==> flow/design.v <==
module copyEngine  #(
    parameter DATA_WIDTH       = 64,
    parameter ADDR_WIDTH       = 32,
    parameter LEN              = 16,
    parameter FULL_WORD_SIZE   = DATA_WIDTH / 8
) (
    input                             rstn,
    input                             clk,
    input                             src_dw_sel_i, 
    input                             dst_dw_sel_i, 
    input                             copy_i,
    input                             set_i,
    input        [7:0]                setVal_i,
    input                             flush_i,
    input        [LEN-1:0]            len_i,
    input        [ADDR_WIDTH-1:0]     src_i,
    input        [ADDR_WIDTH-1:0]     dst_i,
    output logic                      done_o,
    output logic                      mem_re_r,
    output logic [ADDR_WIDTH-1:0]     mem_rad_r,
    input                             mem_rreq_rdy,
    input        [DATA_WIDTH-1:0]     mem_rdat,
    input                             mem_rdat_rdy,
    output logic [FULL_WORD_SIZE-1:0] mem_bwe_r,
    output logic [ADDR_WIDTH-1:0]     mem_wad_r,
    output logic [DATA_WIDTH-1:0]     mem_wdat_r,
    input                             mem_wreq_rdy,
    output logic                      flush_r,
    output logic [ADDR_WIDTH-1:0]     cmd_adr_r,
    input                             cmd_rdy
);
    localparam int WORD_SIZE = FULL_WORD_SIZE / 2;
    localparam int RD_FIFO_DW = 32;
    localparam int RD_FIFO_AW = 4;
    localparam int BYTE_SHIFT = $clog2(FULL_WORD_SIZE);
    localparam int LOG_BYTE_SHIFT = $clog2(BYTE_SHIFT);
    localparam int ALIGN_BUF_SIZE = 2*RD_FIFO_DW;
    localparam int ALIGN_BUF_SIZE_BYTES = ALIGN_BUF_SIZE / 8;
    localparam int LOG_ALIGN_BUF_SIZE = $clog2(ALIGN_BUF_SIZE);
    localparam int LOG_ALIGN_BUF_SIZE_BYTES = $clog2(ALIGN_BUF_SIZE_BYTES);
    localparam int FULL_WRITE_MASK = {FULL_WORD_SIZE {1'b1}};
    localparam int WRITE_MASK = {WORD_SIZE {1'b1}};
    localparam int WRITE_FIRST=0;
    localparam int WRITE_MIDDLE=1;
    localparam int WRITE_LAST=2;
    localparam int WRITE_SKIP=3;  
    logic [BYTE_SHIFT-1:0]              srcShift, srcShift_r;
    logic [BYTE_SHIFT-1:0]              dstShift, dstShift_r;
    logic [BYTE_SHIFT:0]                readNum;
    logic [BYTE_SHIFT:0]                writeNum;
    logic [LOG_ALIGN_BUF_SIZE_BYTES:0]  readNum_s1;
    logic                               cmdBusy, cmdBusy_r;
    logic                               flush;
    logic [ADDR_WIDTH-1:0]              cmd_adr;
    logic                               rdBusy, rdBusy_r, wrBusy, wrBusy_r;
    logic [LEN-1:0]                     rdCnt, rdCnt_r, wrCnt, wrCnt_r;
    logic [ADDR_WIDTH-1:0]              srcPtr, srcPtr_r, dstPtr, dstPtr_r;
    logic [ALIGN_BUF_SIZE-1:0]          alignBuf_r, alignBuf;
    logic                               memset_run, memset_run_r;
    logic [7:0]                         memset_val, memset_val_r;
    logic                               rstall, wstall;
    logic                               firstRead_req, firstRead_req_r, firstRead_vld, firstRead_vld_r;
    logic                               firstWrite, firstWrite_r;
    logic [1:0]                         writeCase;
    logic [LOG_ALIGN_BUF_SIZE_BYTES:0]  bufNum, bufNum_r;
    logic [FULL_WORD_SIZE-1:0]          mem_bwe, bwe;
    logic [ADDR_WIDTH-1:0]              mem_wad;
    logic [DATA_WIDTH-1:0]              mem_wdat;
    logic                               mem_re;
    logic [ADDR_WIDTH-1:0]              mem_rad;
    logic                               rdfifo_reserve;
    logic                               rdfifo_we;
    logic                               rdfifo_re;
    logic [RD_FIFO_DW-1:0]              rdfifo_wdat;
    logic [RD_FIFO_DW-1:0]              rdfifo_rdat;
    logic                               rdfifo_rrdy;
    logic                               rdfifo_wrdy;
    logic                               almost_full;
    logic                               src_dw_sel, src_dw_sel_r; 
    logic                               dst_dw_sel, dst_dw_sel_r; 
    logic [LOG_BYTE_SHIFT:0]            src_word_size, src_word_size_r;
    logic [LOG_BYTE_SHIFT:0]            dst_word_size, dst_word_size_r;
    assign rdfifo_wdat =  src_dw_sel_r ? {mem_rdat[55:48], mem_rdat[39:32], mem_rdat[23:16], mem_rdat[7:0]} : mem_rdat[31:0];
    reserve_fifo #(
        .DW     (RD_FIFO_DW),
        .AW     (RD_FIFO_AW)
    ) rdfifo (
        .rstn            (rstn),
        .clk             (clk),
        .rd_en           (rdfifo_re),
        .reserve_en      (rdfifo_reserve),
        .dout            (rdfifo_rdat),
        .wr_en           (rdfifo_we),
        .din             (rdfifo_wdat),
        .wrdy            (rdfifo_wrdy),
        .rrdy            (rdfifo_rrdy)
    );
    always @(posedge clk or negedge rstn) begin
        if (~rstn) begin
            alignBuf_r <= 0;
            mem_re_r <= 0;
            mem_rad_r <= 0;
            mem_bwe_r <= 0;
            mem_wad_r <= 0;
            mem_wdat_r <= 0;
            {memset_run_r, memset_val_r, rdCnt_r, wrCnt_r, rdBusy_r, wrBusy_r, alignBuf_r, bufNum_r, srcShift_r, dstShift_r,
            firstWrite_r, firstRead_req_r, firstRead_vld_r, srcPtr_r, dstPtr_r, src_dw_sel_r,
            dst_dw_sel_r} <= 0;
            flush_r <= 0;
            cmd_adr_r <= 0;
            cmdBusy_r <= 0;
        end
        else begin
            alignBuf_r <= alignBuf;
            mem_re_r <= mem_re;
            mem_rad_r <= mem_rad;
            mem_bwe_r <= mem_bwe;
            mem_wad_r <= mem_wad;
            mem_wdat_r <= mem_wdat;
            {memset_run_r, memset_val_r, rdCnt_r, wrCnt_r, rdBusy_r, wrBusy_r, alignBuf_r, bufNum_r, srcShift_r, dstShift_r,  firstWrite_r, firstRead_req_r, firstRead_vld_r, srcPtr_r, dstPtr_r, src_dw_sel_r, dst_dw_sel_r} <=
                {memset_run, memset_val, rdCnt, wrCnt, rdBusy, wrBusy, alignBuf, bufNum, srcShift, dstShift, firstWrite, firstRead_req, firstRead_vld, srcPtr, dstPtr, src_dw_sel, dst_dw_sel};
            flush_r <= flush;
            cmd_adr_r <= cmd_adr;
            cmdBusy_r <= cmdBusy;
        end
    end
    always @(*) begin
        {memset_run, memset_val, rdCnt, wrCnt, rdBusy, wrBusy, alignBuf, bufNum, srcShift, dstShift, firstWrite, firstRead_req, firstRead_vld, srcPtr, dstPtr, src_dw_sel, dst_dw_sel}=
            {memset_run_r, memset_val_r, rdCnt_r, wrCnt_r, rdBusy_r, wrBusy_r, alignBuf_r, bufNum_r, srcShift_r, dstShift_r, firstWrite_r, firstRead_req_r, firstRead_vld_r, srcPtr_r, dstPtr_r, src_dw_sel_r, dst_dw_sel_r} ;
        {writeNum, rdfifo_re, bwe} = 0;
        writeCase = WRITE_SKIP;  
        cmdBusy = cmdBusy_r;
        cmd_adr = cmd_adr_r;
        flush = flush_r;
        if (~rdBusy_r && ~wrBusy_r && ~cmdBusy_r && (mem_bwe_r==0) && (copy_i || set_i || flush_i)) begin  
            srcShift = src_dw_sel_i ? (src_i & 7) : (src_i & 3);
            dstShift = dst_dw_sel_i ? (dst_i & 7) : (dst_i & 3);
            srcPtr = src_i;
            dstPtr = dst_i;
            rdCnt = len_i;
            wrCnt = len_i;
            firstRead_req = 1;
            firstRead_vld = 1;
            firstWrite = 1;
            rdBusy = copy_i;
            wrBusy = (copy_i || set_i);
            memset_run = set_i & ~copy_i;
            memset_val = setVal_i;
            src_dw_sel = src_dw_sel_i;
            dst_dw_sel = dst_dw_sel_i;
            cmdBusy = flush_i;
            cmd_adr = dst_i;
            flush = flush_i;
        end
        if (flush_r && cmd_rdy) begin
            cmdBusy = 0;
            cmd_adr = 0;
            flush = 0;
        end
            if(firstWrite_r==1) begin  
                if (dst_dw_sel_r) begin 
                    writeNum = (((FULL_WORD_SIZE-dstShift_r) / 2) > wrCnt_r) ? (wrCnt_r*2) : (FULL_WORD_SIZE-dstShift_r); 
                    writeCase = ((wrCnt_r <= WORD_SIZE) && ((writeNum/2)==wrCnt_r)) ? WRITE_LAST : WRITE_FIRST;
                end
                else begin
                    writeNum = ((WORD_SIZE-dstShift_r) > wrCnt_r) ? wrCnt_r : (WORD_SIZE-dstShift_r); 
                    writeCase = ((wrCnt_r <= WORD_SIZE) && (writeNum==wrCnt_r)) ? WRITE_LAST : WRITE_FIRST;
                end
                for (int b=0; b<FULL_WORD_SIZE; b++) begin
                    if (b < writeNum) bwe[dstShift_r + b] = 1;
                end
            end
            else if((wrCnt_r<=WORD_SIZE) && wrBusy_r) begin  
                bwe = shift_right_mask(WORD_SIZE-wrCnt_r, dst_dw_sel_r);          
                writeNum = dst_dw_sel_r ? (wrCnt_r*2) : wrCnt_r;
                writeCase = WRITE_LAST;
            end
            else begin
                bwe = dst_dw_sel_r ? {FULL_WORD_SIZE {1'b1}} : {WORD_SIZE {1'b1}};
                writeNum = dst_dw_sel_r ? FULL_WORD_SIZE : WORD_SIZE;
                writeCase = WRITE_MIDDLE;
            end
        rstall = (mem_rreq_rdy && rdBusy_r && rdfifo_wrdy) ? 0 : 1;
        wstall = (mem_wreq_rdy && wrBusy_r && (((bufNum_r>=writeNum && ~dst_dw_sel_r)) || (bufNum_r>=(writeNum/2) && dst_dw_sel_r))) ? 0 : 1;
        readNum = (firstRead_req_r && src_dw_sel_r) ? (FULL_WORD_SIZE - srcShift_r)/2 :
                  (firstRead_req_r && ~src_dw_sel_r) ? (WORD_SIZE - srcShift_r) :
                                                        WORD_SIZE;          
        mem_re = mem_re_r;
        mem_rad = mem_rad_r;
        if (~rstall) begin
            firstRead_req = 0;
            rdCnt = (rdCnt_r >= readNum) ? (rdCnt_r - readNum) : 0;
            rdBusy = (rdCnt==0) ? 0 : 1;
            srcPtr = srcPtr_r + (src_dw_sel_r ? readNum*2 : readNum);
            mem_re = 1;
            mem_rad = src_dw_sel_r ? (srcPtr_r >> BYTE_SHIFT) : (srcPtr_r >> (BYTE_SHIFT-1));
        end
        else if (mem_rreq_rdy) begin
            mem_re = 0;
        end
        rdfifo_reserve = mem_rreq_rdy & mem_re_r;
        rdfifo_we = mem_rdat_rdy; 
            if(~wstall) begin
                if (writeCase==WRITE_LAST) begin
                    bufNum = 0;
                    alignBuf = 0;
                end
                else if (dst_dw_sel) begin
                    bufNum -= (writeNum / 2);                  
                    alignBuf >>= (writeNum*4);          
                end
                else begin
                    bufNum -= writeNum;                  
                    alignBuf >>= (writeNum*8);          
                end
            end
            else begin
                bwe=0; writeCase=WRITE_SKIP; writeNum=0;  
            end
        readNum_s1 = (firstRead_vld_r && src_dw_sel_r) ? (FULL_WORD_SIZE - srcShift_r)/2 :
                    (firstRead_vld_r && ~src_dw_sel_r) ? (WORD_SIZE - srcShift_r) :
                                                         WORD_SIZE;          
        if(rdfifo_rrdy && ((bufNum+readNum_s1)<ALIGN_BUF_SIZE_BYTES) && ~memset_run_r) begin
            rdfifo_re = 1;
            firstRead_vld = 0;
            if(firstRead_vld_r && src_dw_sel_r) begin
                alignBuf |= (rdfifo_rdat >> (srcShift_r*4));
            end
            else if (firstRead_vld_r) begin
                alignBuf |= (rdfifo_rdat >> (srcShift_r*8));
            end
            else begin  
                alignBuf |= (rdfifo_rdat << (bufNum*8));      
            end
            bufNum += readNum_s1;  
        end
        else if ((bufNum<ALIGN_BUF_SIZE_BYTES) && memset_run_r && (writeCase!=WRITE_LAST)) begin
            alignBuf = {ALIGN_BUF_SIZE_BYTES {memset_val_r}};
            bufNum += (((ALIGN_BUF_SIZE_BYTES - bufNum) > wrCnt_r) ? wrCnt_r : (ALIGN_BUF_SIZE_BYTES - bufNum));
        end
        mem_bwe = mem_bwe_r;
        mem_wad = mem_wad_r;
        mem_wdat = mem_wdat_r;
        if (~wstall) begin
            firstWrite = 0;
            if (dst_dw_sel_r) begin
                dstPtr = dstPtr_r + writeNum;
                dstShift = (dstPtr & 7);
                mem_bwe = bwe;
                mem_wad = dstPtr_r >> BYTE_SHIFT;
                wrCnt = wrCnt_r - writeNum/2;
                if (firstWrite_r) begin
                    mem_wdat = shift_left(alignBuf_r[31:0], dstShift_r, dst_dw_sel_r); 
                end
                else begin
                    mem_wdat = {8'b0, alignBuf_r[31:24], 8'b0, alignBuf_r[23:16], 8'b0, alignBuf_r[15:8], 8'b0, alignBuf_r[7:0]};
                end
            end
            else begin
                dstPtr = dstPtr_r + writeNum;
                dstShift = (dstPtr & 3);
                mem_bwe = bwe;
                mem_wad = dstPtr_r >> (BYTE_SHIFT - 1);
                wrCnt = wrCnt_r - writeNum;
                if (firstWrite_r) begin
                    mem_wdat = shift_left(alignBuf_r[31:0], dstShift_r, dst_dw_sel_r); 
                end
                else begin
                    mem_wdat = alignBuf_r[31:0];
                end
            end
            if(writeCase==WRITE_LAST) begin
                wrBusy = 0;
                memset_run = 0;
            end
        end
        else if (mem_wreq_rdy) begin
            mem_bwe = 0;
        end
        done_o = ~rdBusy_r && ~wrBusy_r && (mem_bwe_r==0) && ~cmdBusy_r;
    end
function [DATA_WIDTH-1:0] shift_left;
    input [31:0]           dat;
    input [BYTE_SHIFT-1:0] shift;
    input                  dw_sel;
    if (dw_sel) begin
        shift_left = 0;
        for (int i=0; i<FULL_WORD_SIZE; i++) begin
            if ((i&1)==0) begin
                shift_left[(i + shift)*8 +: 8] = dat[i*8/2 +: 8];
            end
        end
    end
    else begin
        shift_left = (dat << (8*shift)) & ({{32{1'b0}}, {32{1'b1}}});
    end
endfunction
function [FULL_WORD_SIZE-1:0] shift_right_mask;
    input [BYTE_SHIFT-1:0] shift;
    input                  dw_sel;
    shift_right_mask = dw_sel ? (FULL_WRITE_MASK>>(shift*2)) : (WRITE_MASK>>shift);
endfunction
endmodule
module reserve_fifo#(
    parameter DW = 32,
    parameter AW = 1
)(
    input                   rstn,
    input                   clk,
    input                   reserve_en,
    input                   wr_en,
    input        [DW-1:0]   din,
    input                   rd_en,
    output logic [DW-1:0]   dout,
    output logic            wrdy,
    output logic            rrdy
);
    localparam DEPTH = (1 << AW);
    reg [DW-1:0]   mem[DEPTH];
    logic [AW-1:0] wptr, wptr_r;
    logic [AW-1:0] rptr, rptr_r;
    logic [AW:0]   num, num_r, reserveNum, reserveNum_r;
    logic          we;
    logic vrdy;
    always @(posedge clk or negedge rstn) begin
        if (~rstn) begin
            wptr_r <= 0;
            rptr_r <= 0;
            num_r <= 0;
            reserveNum_r<=0;
        end
        else begin
            wptr_r <= wptr;
            rptr_r <= rptr;
            num_r <= num;
            reserveNum_r<=reserveNum;
        end
    end
    always @(*) begin
        wrdy = (reserveNum_r < (DEPTH-1));
        rrdy = (num_r!=0);
        wptr = wptr_r;
        rptr = rptr_r;
        reserveNum = (reserveNum_r + reserve_en - rd_en);
        num        = num_r        + wr_en      - rd_en;
        we = 0;
        if (wr_en) begin
            wptr = wptr_r + 1;
            we = 1;
        end
        if (rd_en) begin
            rptr = rptr_r + 1;
        end
    end
    always @(posedge clk) begin
        if (we) begin
            mem[wptr_r] <= din;
        end
    end
    assign dout = mem[rptr_r];
endmodule
* Step by step through the tools: copyEngine
What the tools print for copyEngine, step after step.
Line numbers count from 1 in the design file above.
Library cell names are shortened.
A cell with -- has no value.
- Top :: copyEngine
- Clock port :: clk
- Standard-cell library :: sky130hd
- Timing corner :: tt_025C_1v80

* After elaboration
Source: Yosys, flattened and elaborated, memories not mapped. Widths are those after wreduce. Registers that Yosys merges into a memory's read port (data or address) are not register bits. Print and check cells do not count.
Memory sizes are those after Yosys's memory passes, which may raise the word count (mostly to a power of two), join words into wider ones and drop unused or constant bits.
- Register bits :: 374
- RAM bits :: 512
- ROM bits :: 64
- Memory cells :: 2
- Bits of input ports :: 163
- Cells after elaboration :: 412
- Add/sub/neg operators :: 32
- $lt $le $gt $ge :: 18
- Eq/ne operators :: 86
- Shift-type cells :: 8
- Mux-type cells :: 183
- Bitwise logic cells :: 12
- Reduce/logical cells :: 43
** Memory list
- rdfifo.mem :: words 16, bits a word 32, read ports 1, write ports 1, RTL line 319 : reg [DW-1:0]   mem[DEPTH];
- (no name shown) :: words 8, bits a word 8, read ports 1, write ports 0, RTL line 170 : if (b < writeNum) bwe[dstShift_r + b] = 1;
** Operator list (count)
- 2-to-1 mux 64 bit :: 10
- 2-to-1 mux 8 bit :: 48
- logical NOT 32 bit :: 11
- 2-to-1 mux 32 bit :: 8
- bitwise OR 64 bit :: 3
- equality test 4 x 3 -> 1 bit with constant B :: 40
- equality test 4 x 2 -> 1 bit with constant B :: 20
- 2-to-1 mux 16 bit :: 5
- 2-to-1 mux 1 bit :: 79
- 2-to-1 mux 4 bit :: 19
- > comparator 32 x 16 -> 1 bit :: 2
- >> shifter 32 x 5 -> 64 bit :: 1
- >> shifter 32 x 6 -> 64 bit :: 1
- << shifter 32 x 7 -> 64 bit :: 1
- >> shifter 64 x 6 -> 64 bit :: 1
- >> shifter 64 x 7 -> 64 bit :: 1
- 2-to-1 mux 30 bit :: 2
- equality test 4 x 1 -> 1 bit with constant B :: 10
- subtractor 16 x 4 -> 16 bit :: 2
- adder 32 x 4 -> 32 bit :: 1
- adder 32 x 5 -> 32 bit :: 1
- << shifter 32 x 6 -> 32 bit :: 1
- >> shifter 5 x 3 -> 32 bit with constant A :: 1
- >> shifter 9 x 4 -> 32 bit with constant A :: 1
- > comparator 31 x 16 -> 1 bit :: 1
- logical AND 1 bit :: 24
- subtractor 16 x 3 -> 16 bit :: 1
- <= comparator 16 x 3 -> 1 bit with constant B :: 1
Other operator kinds: 41; their cells: 86.

* Depth
Yosys ltp: most cells in a row. Word level: on the elaborated netlist, between registers, memories and ports. Mapped: between sequential cells and ports; inverters and the memories' decode and read muxes count.
- Depth after elaboration :: 24
- ABC_AREA :: 0
- Depth in mapped cells :: 46
- Mapped depth without buffers :: 43

* Netlist
Yosys stat after the flow's synthesis: flattened, memories mapped to cells. It holds for the ABC_AREA given above (unset counts as 0); a run with the other value may have another netlist.
** Cell types
- edfxtp_1 :: count 512, area in all 1.54E+04 um^2
- dfrtp_1 :: count 368, area in all 9.21E+03 um^2
- mux4_2 :: count 160, area in all 3.6E+03 um^2
- nand2_1 :: count 507, area in all 1.9E+03 um^2
- mux2i_1 :: count 188, area in all 1.88E+03 um^2
- o21ai_0 :: count 248, area in all 1241.19 um^2
- a21oi_1 :: count 239, area in all 1.2E+03 um^2
- nor2_1 :: count 311, area in all 1167.37 um^2
- ha_1 :: count 88, area in all 1.1E+03 um^2
- clkbuf_1 :: count 232, area in all 870.835 um^2
- mux2_2 :: count 63, area in all 709.43 um^2
- a221oi_1 :: count 58, area in all 507.987 um^2
- a22oi_1 :: count 64, area in all 480.461 um^2
- nand3_1 :: count 81, area in all 405.389 um^2
- a222oi_1 :: count 38, area in all 380.365 um^2
- o22ai_1 :: count 50, area in all 312.8 um^2
- inv_1 :: count 77, area in all 289.027 um^2
- and3_1 :: count 45, area in all 281.52 um^2
Other cell types: 93; their cells: 751.
- Standard cells after synthesis :: 4080
- Synthesis area :: 46777.4 um^2
- Mapped flip-flops :: 880
- Buffer cells :: 312
By module: a second synthesis without flattening, with its own total; a netlist apart from the flattened one above.
- Cells (unflattened synthesis) :: 4177
- Area (unflattened synthesis) :: 46918.7 um^2
Rows give one instance, submodules left out.
** Modules
- copyEngine :: times used 1, cells 3278, area 26690.6 um^2, seq. area 8758.4 um^2
- reserve_fifo :: times used 1, cells 899, area 20228.2 um^2, seq. area 15825.2 um^2

* Worst setup path after synthesis
Source: OpenSTA report_checks on the synthesized netlist (no wires, ideal clock, input and output delay 20% of the period each), path of least setup slack; recovery checks are left aside. Register names are those of the netlist, which keeps one name where synthesis merged equal registers.
- Path kind :: reg-to-reg
- Start :: register (no name shown)
- End :: register bufNum_r[2]
- Clock period :: 10.0 ns
- Library setup time :: 0.139 ns
- Launch time at the first pin :: 0.000 ns
- Arrival :: 9.484 ns
- Path slack :: 0.377 ns
- Delay of the path :: 9.623 ns
- Stages on the path :: 46
- Buffers on the path :: 4
- Synthesis period reached :: 9.623 ns
"delay of the path" = arrival - input delay + setup time.
"stages on the path" counts driving pins, that of a launching flip-flop among them; a cell with two outputs on the path counts twice.
"synthesis period reached" = period - worst setup slack (recovery checks aside). The figure is calculated, with input and output delays left at 20% of the set period.
- Path through :: dfrtp_1 -> buf_2 -> inv_1 -> ha_1 -> ha_1 -> clkbuf_1 -> inv_1 -> ha_1 -> a21oi_1 -> o21a_1 -> and2b_1 -> o21a_1 -> o21a_1 -> o211a_2 -> a31oi_2 -> inv_1 -> ha_1 -> fa_1 -> [... 10 more ...] -> ha_1 -> a21o_1 -> a21o_1 -> a21oi_1 -> nor2b_1 -> o21ai_0 -> nand2b_1 -> a211o_1 -> a21oi_1 -> o21bai_1 -> a21oi_1 -> ha_1 -> inv_1 -> fa_1 -> xor2_1 -> nor2_1 -> a211oi_1 -> a21oi_1
** RTL lines, path after synthesis
- to (decl) :: RTL line 65 : logic [LOG_ALIGN_BUF_SIZE_BYTES:0]  bufNum, bufNum_r;
No chain of elaborated cells between the ends is given.

* Timing after layout
From the final timing report of entry A: the path of least setup slack in the routed layout; clock arrival at registers is part of the times.
- Path kind :: reg-to-reg
- Start :: register (no name shown)
- End :: register bufNum_r[2]
- Clock period :: 14.6 ns
- Library setup time :: 0.13 ns
- Launch time at the first pin :: 0.70 ns
- Arrival :: 11.69 ns
- Path slack :: 3.45 ns
- Stages on the path :: 44
- Buffers on the path :: 3
- Path through :: dfrtp_1 -> buf_4 -> inv_1 -> ha_1 -> ha_1 -> inv_1 -> ha_1 -> and4_1 -> and4_1 -> o221ai_1 -> o21ai_0 -> a22oi_2 -> mux2i_1 -> nor2_1 -> inv_1 -> ha_1 -> nand2_1 -> a21boi_0 -> [... 8 more ...] -> ha_1 -> a21o_1 -> a21o_1 -> a21oi_1 -> nor2b_1 -> o21ai_0 -> nand2b_1 -> a211o_1 -> a21oi_1 -> o21bai_1 -> a21oi_1 -> ha_1 -> inv_1 -> fa_1 -> xor2_1 -> nor2_1 -> a211oi_1 -> a21oi_1
** RTL lines, path post-layout
- to (decl) :: RTL line 65 : logic [LOG_ALIGN_BUF_SIZE_BYTES:0]  bufNum, bufNum_r;
No chain of elaborated cells between the ends is given.

Record of 3 stored runs of the RTL-to-layout flow on copyEngine, platform sky130hd. The runs are unordered. Constraints: input delay and output delay 20% of the set period each, output load 0.01 pF.
By "achieved clock period" is meant the clock period of the run minus its worst setup slack. This is arithmetic on one report: input and output delays are still those of the set period (20% each).
"allowed time less slack (worst setup path)" means the part of the period allowed to the worst setup path (the constraints hold back 20% at inputs and 20% at outputs) less its slack; where the path has registers, the arrival times of their clocks count too.
"total power of the final layout" is the tool's figure for a default switching activity; nothing was simulated.

** Entry A
- Settings :: CORE_UTILIZATION=40; period_ns=14.6; CAP_MARGIN=20; CORE_MARGIN=2; SLEW_MARGIN=20
- Worst slack on setup checks :: 3.454 ns
- Allowed time less slack (worst setup path) :: 11.15 ns
- Worst path kind :: reg-to-reg
- Utilization of the finished layout :: 46.9 %
- Die area :: 119,695.0 um^2
- Setup total negative slack :: 0.000 ns
- Standard-cell area after routing :: 54,375.9 um^2
- Chip area after synthesis (Yosys) :: 46,777.4 um^2
- Worst hold slack :: 0.476 ns
- Achieved clock period :: 11.146 ns
- Total power of the final layout :: 13.130 mW

** Entry B
- Settings :: ABC_AREA=1; CELL_PAD_IN_SITES_GLOBAL_PLACEMENT=1; CORE_MARGIN=9; CORE_UTILIZATION=40; CTS_CLUSTER_DIAMETER=36; CTS_CLUSTER_SIZE=52; MAX_ROUTING_LAYER=met4; MIN_ROUTING_LAYER=met1; period_ns=11.5; CAP_MARGIN=20; SLEW_MARGIN=20
- Worst slack on setup checks :: 1.428 ns
- Allowed time less slack (worst setup path) :: 10.07 ns
- Worst path kind :: reg-to-reg
- Utilization of the finished layout :: 49.0 %
- Die area :: 134,201.0 um^2
- Setup total negative slack :: 0.000 ns
- Standard-cell area after routing :: 58,857.7 um^2
- Chip area after synthesis (Yosys) :: 48,535.3 um^2
- Worst hold slack :: 0.475 ns
- Achieved clock period :: 10.072 ns
- Total power of the final layout :: 17.761 mW

** Entry C
- Settings :: ABC_AREA=0; CORE_ASPECT_RATIO=0.55; CORE_MARGIN=5; CORE_UTILIZATION=35; CTS_CLUSTER_DIAMETER=80; CTS_CLUSTER_SIZE=83; GPL_ROUTABILITY_DRIVEN=0; GPL_TIMING_DRIVEN=0; HOLD_SLACK_MARGIN=0.25; MAX_ROUTING_LAYER=met5; PLACE_DENSITY_LB_ADDON=0.02; SETUP_SLACK_MARGIN=2.2; SLEW_MARGIN=10; TNS_END_PERCENT=75; period_ns=9.97; CAP_MARGIN=20
- Worst slack on setup checks :: 1.917 ns
- Allowed time less slack (worst setup path) :: 8.05 ns
- Worst path kind :: reg-to-reg
- Utilization of the finished layout :: 42.6 %
- Die area :: 141,389.0 um^2
- Setup total negative slack :: 0.000 ns
- Standard-cell area after routing :: 56,560.5 um^2
- Chip area after synthesis (Yosys) :: 46,777.4 um^2
- Worst hold slack :: 0.483 ns
- Achieved clock period :: 8.053 ns
- Total power of the final layout :: 21.256 mW
